==> flow/design.v <==
module chipmunk
	#(parameter addrSize = 12)
	(input clk,
	 input reset,
	 input [addrSize-1:0] startPC,
	 input [7:0] dataBus,
	 output [7:0] dataBusWrite,
	 output reg [addrSize-1:0] addrBus,
	 output weMem,
	 output done);
	reg [7:0] aReg;               
	reg [7:0] xReg;               
	reg [7:0] yReg;               
	reg [5:0] spReg;              
	reg [addrSize-1:0] pcReg;     
	reg [addrSize-1:0] pcRegAlt;  
	reg [addrSize-1:0] eaReg;     
	reg [7:0] dataReg;            
	wire [7:0] dataRegPlus = dataReg+1;  
	reg cFlagReg, zFlagReg, nFlagReg;
	reg [5:0] opcode;             
	reg [1:0] parameter_size;     
	reg [3:0] state;              
	reg finished;                 
	reg [7:0] dataBusOutput;        
	reg [3:0] nextState;            
	wire [7:0] addSubResult;        
	wire addSubCarryOut;
	wire [7:0] shifterResult;       
	wire shifterCarry;
	wire [7:0] bitOperationResult;  
	wire OpLoadA         = opcode[5:1] == 5'b00000;
	wire OpLoadX         = opcode[5:1] == 5'b00001;
	wire OpLoadY         = opcode[5:1] == 5'b00010;
	wire OpIncDecMem     = opcode[5:2] == 4'b0111 && opcode[0];
	wire OpRolRorMem     = (opcode == 6'b011001 || opcode == 6'b011011);
	wire OpIncDec        = opcode[5:1] == 5'b10101;
	wire OpInxDex        = opcode[5:1] == 5'b10110;
	wire OpInyDey        = opcode[5:1] == 5'b10111;
	wire OpSta           = opcode == 6'b100001;
	wire OpStx           = opcode == 6'b100011;
	wire OpSty           = opcode == 6'b100101;
	wire OpLdaY          = opcode == 6'b101000;
	wire OpStaY          = opcode == 6'b101001;
	wire OpIndexY        = opcode[5:1] == 5'b10100;  
	wire OpSetCarryFlag  = opcode[5:1] == 5'b00011;
	wire OpUseAdder      = opcode[5:3] == 3'b001;
	wire OpUseBitOp      = opcode[5:2] == 4'b0100;
	wire OpUseShifter    = opcode[5:2] == 4'b0110;
	wire OpAdderUseCarry = opcode[5:2] == 4'b0011;
	wire OpCpx           = opcode[5:1] == 5'b01011;
	wire OpCpy           = opcode == 6'b011100;
	wire OpDoCompare     = opcode[5:2] == 4'b0101 || OpCpy;
	wire OpSubtractInstead = OpDoCompare ||                           
	                         (opcode[5:3] == 3'b001 && opcode[1]) ||  
	                         (opcode[5:3] == 3'b101 && opcode[0]);    
	wire aluUseX         = OpCpx || OpInxDex;
	wire aluUseY         = OpCpy || OpInyDey;
	reg OpReadMemory;  
	wire OpReadMemory2   = dataBus[2] && !dataBus[7] && dataBus[7:2] != 6'b000111;  
	wire OpBranch        = opcode[5:3] == 3'b111;  
	wire flagsMatch      = (!opcode[2] && (!opcode[1] || (opcode[0] == nFlagReg)))     
                        || (opcode[2]  && ((!opcode[1] && (opcode[0] == zFlagReg))     
                                         || (opcode[1] && (opcode[0] == cFlagReg))));  
	wire BranchTaken     = OpBranch && flagsMatch;
	always @(posedge clk) begin
		if (!reset)
			finished <= 0;
		else if(state == 4'b0000 && dataBus == 8'h83)  
			finished <= 1;
	end
	always @(posedge clk) begin
		if (!reset)
			state <= 4'b0000;
		else 
			state <= nextState; 
	end
	always @(posedge clk) begin
		if (state == 4'b0000) begin
			opcode <= dataBus[7:2];
			parameter_size <= dataBus[1:0];
			eaReg <= 0;    
			OpReadMemory <= OpReadMemory2;
			dataReg <= (dataBus[7:3] == 5'b10101 || dataBus[7:3] == 5'b10110 || dataBus[7:3] == 5'b10111);
		end else if(state == 4'b0001) begin  
			dataReg <= dataBus;
			eaReg[7:0] <= dataBus;
		end else if(state == 4'b0010 || state == 4'b1111)  
			eaReg[addrSize-1:8] <= dataBus;
		else if(state == 4'b0101)  
			dataReg <= dataBus + (OpIncDecMem ? (opcode[1] ? 8'hff : 8'h01): 0);
		else if (state == 4'b0011 || state == 4'b0100)  
			eaReg <= eaReg + ((state == 4'b0100) ? yReg : xReg);
		else if (state == 4'b0111)  
			eaReg <= {{8{dataReg[7]}}, dataReg[7:0]} + pcReg;
		else if (state == 4'b1110)  
			eaReg[7:0] <= dataBus;
	end
	always @(posedge clk) begin
		if (!reset)
			spReg <= 6'b111111;
		else if (state == 4'b1100 ||
		        (state == 4'b0000 &&
					((dataBus[7:5] == 3'b110 && dataBus[2])  
					|| (dataBus[7:2] == 6'b100111))  
				))
			spReg <= spReg + 1'b1;  
		else if (state == 4'b1000 || state == 4'b1010 || state == 4'b1011)
			spReg <= spReg - 1'b1;  
	end
	wire [7:0] aluLeft = aluUseX ? xReg : (aluUseY ? yReg : aReg);
	assign { addSubCarryOut, addSubResult } = 
		OpAdderUseCarry ? (OpSubtractInstead ?  
			aluLeft + {1'b0, ~dataReg[7:0]} + cFlagReg
			: aluLeft + dataReg + cFlagReg)
		: (OpSubtractInstead ?  
			aluLeft + {1'b0, ~dataReg[7:0]} + 1'b1  
			: aluLeft + dataReg);
	assign bitOperationResult = opcode[1] ? (aReg ^ dataReg) : ~(aReg | dataReg);
	wire [7:0] shifterLeft = opcode[0] ? dataReg : aReg;
	assign shifterResult = opcode[1] ?  
			(shifterLeft >> 1) | ((opcode[0] && cFlagReg) ? 8'b10000000 : 8'b00000000)  
			:(shifterLeft << 1) | ((opcode[0] && cFlagReg) ? 8'b00000001 : 8'b00000000);
	assign shifterCarry = opcode[1] ? shifterLeft[0] : shifterLeft[7];
	always @(posedge clk) begin
		if (state == 4'b0110) begin
			if (OpLoadA || OpLdaY)  
				aReg <= dataReg;
			else if (OpUseAdder || OpIncDec)  
				aReg <= addSubResult;
			else if (OpUseBitOp)  
				aReg <= bitOperationResult;
			else if (OpUseShifter && !opcode[0])  
				aReg <= shifterResult;
			else if (opcode == 6'b100100 || opcode == 6'b100110)  
				aReg <= xReg;
		end else if(state == 4'b1001 && opcode[2:1] == 2'b01)  
			aReg <= dataBus;
	end
	always @(posedge clk) begin
		if (state == 4'b0110) begin
			if (OpLoadX)  
				xReg <= dataReg;
			else if(OpInxDex)  
				xReg <= addSubResult;
			else if (opcode == 6'b100010 || opcode == 6'b100110)  
				xReg <= aReg;
		end else if(state == 4'b1001 && opcode[2:1] == 2'b10)  
			xReg <= dataBus;
	end
	always @(posedge clk) begin
		if (state == 4'b0110) begin
			if (OpLoadY)  
				yReg <= dataReg;
			else if(OpInyDey)  
				yReg <= addSubResult;
		end else if(state == 4'b1001 && opcode[2:1] == 2'b11)  
			yReg <= dataBus;
	end
	always @(posedge clk) begin
		if (state == 4'b0110) begin
			if (OpSetCarryFlag)  
				cFlagReg <= opcode[0];
			else if (OpUseAdder || OpDoCompare || OpIncDec || OpInxDex || OpInyDey) begin  
				nFlagReg <= addSubResult[7];
				zFlagReg <= (addSubResult == 8'b00000000) ? 1 : 0;
				if (OpUseAdder || OpDoCompare)  
					cFlagReg <= addSubCarryOut;
			end else if(OpUseBitOp) begin
				nFlagReg <= bitOperationResult[7];
				zFlagReg <= (bitOperationResult == 8'b00000000) ? 1 : 0;
			end else if(OpUseShifter) begin
				nFlagReg <= shifterResult[7];
				zFlagReg <= (shifterResult == 8'b00000000) ? 1 : 0;
				cFlagReg <= shifterCarry;
			end else if(OpLoadA || OpLoadX || OpLoadY || OpIncDecMem) begin
				nFlagReg <= dataReg[7];
				zFlagReg <= (dataReg == 8'b00000000) ? 1 : 0;
			end
		end else if(state == 4'b1001 && opcode[2:1] == 2'b00)
			{nFlagReg, zFlagReg, cFlagReg} <= dataBus[2:0];
	end
	always @(posedge clk) begin
		if (!reset)
			pcReg <= startPC; 
		else if(state == 4'b0000 || state == 4'b0001 || state == 4'b0010)
			pcReg <= pcReg + 1'b1;
		else if(state == 4'b0110 && BranchTaken) begin
			pcRegAlt <= pcReg;                  
			pcReg <= eaReg;
		end else if(state == 4'b1100) begin
			pcRegAlt[7:0] <= dataBus;           
		end else if(state == 4'b1101) begin
			pcReg <= {pcRegAlt[7:0], dataBus};  
		end
	end
	always @* begin
		case (state)
			4'b0101, 4'b0110:  
				addrBus <= eaReg;
			4'b1000, 4'b1001, 4'b1010, 4'b1011, 4'b1100, 4'b1101: 
				addrBus <= { {(addrSize-9){1'b0}}, 1'b1, 1'b1, 1'b1, spReg };  
			4'b0000, 4'b0001, 4'b0010:  
				addrBus <= pcReg;
			4'b1110:
				addrBus <= {{(addrSize-8){1'b0}}, dataReg};
			4'b1111:
				addrBus <= {{(addrSize-8){1'b0}}, dataRegPlus};
			default:
				addrBus <= {addrSize{1'b0}};
		endcase
	end
	always @* begin
		if (state == 4'b0110 && (OpSta || OpStaY))
			dataBusOutput <= aReg;
		else if (state == 4'b0110 && OpStx)
			dataBusOutput <= xReg;
		else if (state == 4'b0110 && OpSty)
			dataBusOutput <= yReg;
		else if (state == 4'b0110 && OpRolRorMem)  
			dataBusOutput <= shifterResult;
		else if (state == 4'b0110 && OpIncDecMem)  
			dataBusOutput <= dataReg;
		else if (state == 4'b1000)  
			dataBusOutput <= (opcode[2:1] == 2'b00) ? {1'b0, 1'b0, 1'b0, 1'b0, 1'b0, nFlagReg, zFlagReg, cFlagReg} :
			                 (opcode[2:1] == 2'b01) ? aReg :
			                 (opcode[2:1] == 2'b10) ? xReg :
			                 yReg;
		else if (state == 4'b1010)
			dataBusOutput <= pcRegAlt[7:0];
		else if (state == 4'b1011)
			dataBusOutput <= { {(16-addrSize){1'b0}}, pcRegAlt[addrSize-1:8] };
		else
			dataBusOutput <= 8'b00000000;
	end
	wire writeCycle =  ((state == 4'b0110 && (OpSta || OpStx || OpSty || OpStaY || OpIncDecMem || OpRolRorMem)) || state == 4'b1000 || state == 4'b1010 || state == 4'b1011);
	assign weMem = !writeCycle;  
	assign dataBusWrite = dataBusOutput;  
	assign done = finished;
	always @* begin		
		case (state)
			4'b0000:
				nextState = (dataBus[7:2] == 6'b100111) ? 4'b1100 :
					((dataBus[7:5] == 3'b110 && !dataBus[2]) ? 4'b1000 : 
					((dataBus[7:5] == 3'b110 && dataBus[2]) ? 4'b1001 :
					(dataBus[0] || dataBus[1]) ? 4'b0001 :
					(OpReadMemory2 ? 4'b0101 : 4'b0110)));
			4'b0001:
				nextState = parameter_size[1] ? 4'b0010 :   
				           (OpReadMemory ? 4'b0101 :     
				           (OpBranch ? 4'b0111 :          
				           (OpIndexY ? 4'b1110 :                 
				           4'b0110)));                         
			4'b0010:
				nextState = parameter_size[0] ? 4'b0011 :         
				(OpReadMemory ? 4'b0101 :                
				(OpIndexY ? 4'b0100 :                             
				4'b0110));
			4'b0011:
				nextState = OpReadMemory ? 4'b0101 : 4'b0110;
			4'b0101, 4'b0111:               
				nextState = 4'b0110;
			4'b0110:
				nextState = (BranchTaken && opcode[2:0] == 3'b001) ? 4'b1010 : 4'b0000;  
			4'b1011, 4'b1101, 4'b1001, 4'b1000:
				nextState = 4'b0000;
			4'b0100:
				nextState = OpLdaY ? 4'b0101 : 4'b0110;
			4'b1100:
				nextState = 4'b1101;
			4'b1010:
				nextState = 4'b1011;
			4'b1110:  
				nextState = 4'b1111;
			4'b1111:  
				nextState = 4'b0100;
		endcase
	end
endmodule
Tool chain data of chipmunk
Tool output for the design above, in the order of the flow.
Line numbers count from 1 in the design file above.
Operators carry their Yosys type and port widths (W data, S select, Z words).
Cell names lack the library's common part.
A cell with -- has no value.

set-up
  top module = chipmunk
  clock port = clk
  cell library = sky130hd
  library corner = tt_025C_1v80

Word-level counts
Counts by Yosys on the flattened word-level netlist (proc, flatten, opt, wreduce; memories kept). Register bits leave out memories and registers merged into their read ports (data or address). Print and check cells are left out. Cells with the same type and inputs are merged into one.

word-level totals
  memories kept = 0
  input bits = 22
  bits in read-only memories = 0
  bits in latches = 0
  register bits = 91
  RAM bits = 0
  clocked read ports x word width = 0
  output and inout bits = 22

cells by class
  shift operators = 0
  multiply operators = 0
  bitwise logic cells = 8
  mux-type cells = 106
  $add $sub $neg = 12
  equality and inequality tests = 70
  reductions and logical operators = 106
  divide/modulo/power cells = 0
  order comparisons = 0

operator list
  operator                 number
  $mux W8                  47
  $pmux W12 S5             1
  $mux W12                 5
  $eq A6 B6 Y1 const B     9
  $mux W4                  13
  $pmux W4 S12             1
  $logic_or A1 B1 Y1       40
  $eq A5 B5 Y1 const B     7
  $eq A4 B3 Y1 const B     8
  $eq A4 B4 Y1 const B     8
  $logic_not A8 Y1         4
  $logic_and A1 B1 Y1      28
  $mux W1                  27
  $mux W9                  3
  $ne A4 B4 Y1 const B     5
  $eq A6 B5 Y1 const B     3
  $add A8 B8 Y9            2
  $add A9 B1 Y9            2
  $not A8 Y8               2
  $reduce_and A3 Y1        5
  $add A12 B1 Y12 const B  1
  $add A12 B12 Y12         1
  $add A12 B8 Y12          1
  $reduce_bool A2 Y1       6
  $eq A4 B2 Y1 const B     3
  $mux W6                  2
  $reduce_and A2 Y1        5
  $eq A5 B2 Y1 const B     2

Not listed: further kinds 40, cells in them 61.

Longest topological paths
Depth = most cells in a row (Yosys ltp): at word level without a register or memory, in the mapped netlist without a sequential cell, where the memories' decode and read muxes count.

depth
  depth after elaboration = 13
  ABC_AREA = 0
  depth in mapped cells = 23
  depth with buffers taken out = 20

Synthesis result
Source: synth_stat.txt of the flow (Yosys; design flattened, memories mapped). It holds for the ABC_AREA given above (unset counts as 0); a run with the other value may have another netlist.
The area totals of this step are shown rounded.

cell types
  cell type  number
  edfxtp_1   68
  ha_1       61
  dfxtp_1    35
  mux2i_1    58
  a21oi_1    93
  o21ai_0    91
  nand2_1    119
  xnor2_1    49
  nor2_1     114
  mux2_2     28
  a211oi_1   34
  clkbuf_1   66
  nor3_1     43
  inv_1      57
  nand3_1    34
  a21o_1     19
  nor2b_1    22
  fa_1       6

Other cell types: 72; their cells: 283.

synthesis totals
  mapped cells = 1280
  mapped flip-flops = 103
  buffer cells = 90
  synthesis area = 10400 sq um

Path before layout
Path of least setup slack by OpenSTA after synthesis, without wires, with an ideal clock, recovery checks aside; 20% of the period is set as input and as output delay. Where synthesis merged equal registers, the netlist keeps one of their names.

path post-synthesis
  kind = register to register
  start point = register opcode[1]
  end point = register nFlagReg
  slack = 72 ps
  buffers on the path = 4
  setup time = 180 ps
  stages = 20
  delay of the path = 4927 ps
  period = 5000 ps
  arrival time = 4747 ps
  synthesis period reached = 4928 ps

"delay of the path" is the arrival time less input delay plus setup time.
"stages" counts driving pins, that of a launching flip-flop among them; a cell with two outputs on the path counts twice.
"synthesis period reached" is the clock period less the worst setup slack; recovery checks do not enter. This is arithmetic on one report: input and output delays are still those of the set period (20% each).
The rows between start and end are the longest chain of elaborated cells between them; the timing report does not say that the signal goes this way. Where chains are equally long, one stands for them.
A line is the first line of the expression or statement that the cell stems from. Yosys adds cells for indexed reads and writes and turns some case tables into memories.
A register here has more assigning lines than the two given.
Ways into the end's enable are left out, as the timed path ends at the data pin.

on the way, post-synthesis
  path through = edfxtp_1 buf_2 buf_2 buf_2 o31ai_1 and3_1 clkbuf_1 mux2i_1 o21ai_0 ha_1 fa_1 xor2_2 o2111ai_1 or4_4 o31a_1 nor3_1 o21ba_1 or2_1 mux2_1 o311ai_1
  cells in the longest elaborated chain = 11

ends and longest elaborated chain, post-synthesis
  element               line  source
  start, declared       21    reg [5:0] opcode;
  start, assigned       80    opcode <= dataBus[7:2];
  $eq A6 B5 Y1          52    wire OpCpy = opcode == 6'b011100;
  $logic_or A1 B1 Y1    58    wire aluUseY = OpCpy || OpInyDey;
  $mux W8 (2 in a row)  111   wire [7:0] aluLeft = aluUseX ? xReg : (aluUseY ? yReg : aReg);
  $add A8 B8 Y9         117   aluLeft + {1'b0, ~dataReg[7:0]} + 1'b1
  $add A9 B1 Y9         117
  $mux W9               116   : (OpSubtractInstead ?
  $mux W9               113   OpAdderUseCarry ? (OpSubtractInstead ?
  $mux W1               164   else if (OpUseAdder || OpDoCompare || OpIncDec || OpInxDex || OpInyDey) begin
  $mux W1               162   if (OpSetCarryFlag)
  $mux W1               161   if (state == 4'b0110) begin
  end, assigned         165   nFlagReg <= addSubResult[7];
  end, assigned         170   nFlagReg <= bitOperationResult[7];
  end, declared         20    reg cFlagReg, zFlagReg, nFlagReg;

Path in the finished layout
From the final timing report of record 1: the path of least setup slack in the routed layout; clock arrival at registers is part of the times.
The path's times are printed in steps of 10 ps; the period is the one set.

path after layout
  kind = register to register
  start point = register opcode[0]
  end point = register nFlagReg
  buffers on the path = 4
  period = 5000 ps
  setup time = 180 ps
  slack = 100 ps
  arrival time = 5080 ps
  stages = 20

The rows between start and end are the longest chain of elaborated cells between them; the timing report does not say that the signal goes this way. Where chains are equally long, one stands for them.
A register here has more assigning lines than the two given.
Ways into the end's enable are left out, as the timed path ends at the data pin.

on the way, after layout
  path through = edfxtp_1 buf_6 buf_12 buf_12 o31ai_4 and3_4 buf_8 mux2i_2 o21ai_2 ha_2 fa_2 a211oi_4 o21bai_4 a21o_1 a2111oi_4 nand4b_1 mux2i_2 or2_1 mux2_4 o311ai_4
  cells in the longest elaborated chain = 11

ends and longest elaborated chain, after layout
  element               line  source
  start, declared       21    reg [5:0] opcode;
  start, assigned       80    opcode <= dataBus[7:2];
  $eq A6 B5 Y1          52    wire OpCpy = opcode == 6'b011100;
  $logic_or A1 B1 Y1    58    wire aluUseY = OpCpy || OpInyDey;
  $mux W8 (2 in a row)  111   wire [7:0] aluLeft = aluUseX ? xReg : (aluUseY ? yReg : aReg);
  $add A8 B8 Y9         117   aluLeft + {1'b0, ~dataReg[7:0]} + 1'b1
  $add A9 B1 Y9         117
  $mux W9               116   : (OpSubtractInstead ?
  $mux W9               113   OpAdderUseCarry ? (OpSubtractInstead ?
  $mux W1               164   else if (OpUseAdder || OpDoCompare || OpIncDec || OpInxDex || OpInyDey) begin
  $mux W1               162   if (OpSetCarryFlag)
  $mux W1               161   if (state == 4'b0110) begin
  end, assigned         165   nFlagReg <= addSubResult[7];
  end, assigned         170   nFlagReg <= bitOperationResult[7];
  end, declared         20    reg cFlagReg, zFlagReg, nFlagReg;

FLOW RESULTS
============

Measured results for chipmunk: 3 stored runs of the Yosys and OpenROAD flow on sky130hd. The settings differ; the order carries no meaning. The constraints put input and output delay at 20% of the set period each and load the outputs with 0.01 pF.
"clock period reached": clock period set for the run, less the worst setup slack. It is reckoned from that one timing run; input and output delays stay at 20% of the period that was set.
"allowed time less slack (worst setup path)" = time allowed to the worst setup path (clock period - input delay - output delay, where it has them) - its slack; a late launch clock adds to it, a late capture clock takes from it.
"power consumption" rests on the timing tool's default activity at the inputs, not on a simulated workload.
"allowed time less slack (worst setup path)" is given in steps of 10 ps.
The measured numbers are rounded.
A setting shown as n/a is not set for that run.

item                                             record 1              record 2              record 3
CELL_PAD_IN_SITES_GLOBAL_PLACEMENT               3                     n/a                   n/a
CORE_ASPECT_RATIO                                1.1                   n/a                   1.45
CORE_MARGIN                                      8                     2                     7
CORE_UTILIZATION                                 40                    16                    21
CTS_CLUSTER_SIZE                                 58                    71                    59
GPL_ROUTABILITY_DRIVEN                           0                     n/a                   1
GPL_TIMING_DRIVEN                                0                     1                     n/a
PLACE_DENSITY                                    0.78                  n/a                   n/a
SETUP_SLACK_MARGIN                               1.3                   0.7                   0.52
period_ns                                        5.0                   2.65                  3.27
CAP_MARGIN                                       20                    30                    20
SLEW_MARGIN                                      20                    10                    20
HOLD_SLACK_MARGIN                                n/a                   0.15                  n/a
MAX_ROUTING_LAYER                                n/a                   met5                  n/a
MIN_ROUTING_LAYER                                n/a                   met2                  n/a
PLACE_DENSITY_LB_ADDON                           n/a                   0.14                  n/a
TNS_END_PERCENT                                  n/a                   15                    n/a
CELL_PAD_IN_SITES_DETAIL_PLACEMENT               n/a                   n/a                   1
CTS_CLUSTER_DIAMETER                             n/a                   n/a                   158
synthesis area (sq um)                           10400                 10400                 10400
die footprint (sq um)                            31300                 66800                 55800
standard-cell area of the final layout (sq um)   13500                 15900                 15500
worst setup slack after layout (ps)              99                    -1850                 -1280
total negative setup slack (ps)                  0                     -53200                -25400
worst-case hold slack (ps)                       500                   490                   510
power consumption (µW)                           3580                  7470                  6000
clock period reached (ps)                        4901                  4501                  4547
allowed time less slack (worst setup path) (ps)  4900                  4500                  4550
class of the worst setup path                    register to register  register to register  register to register
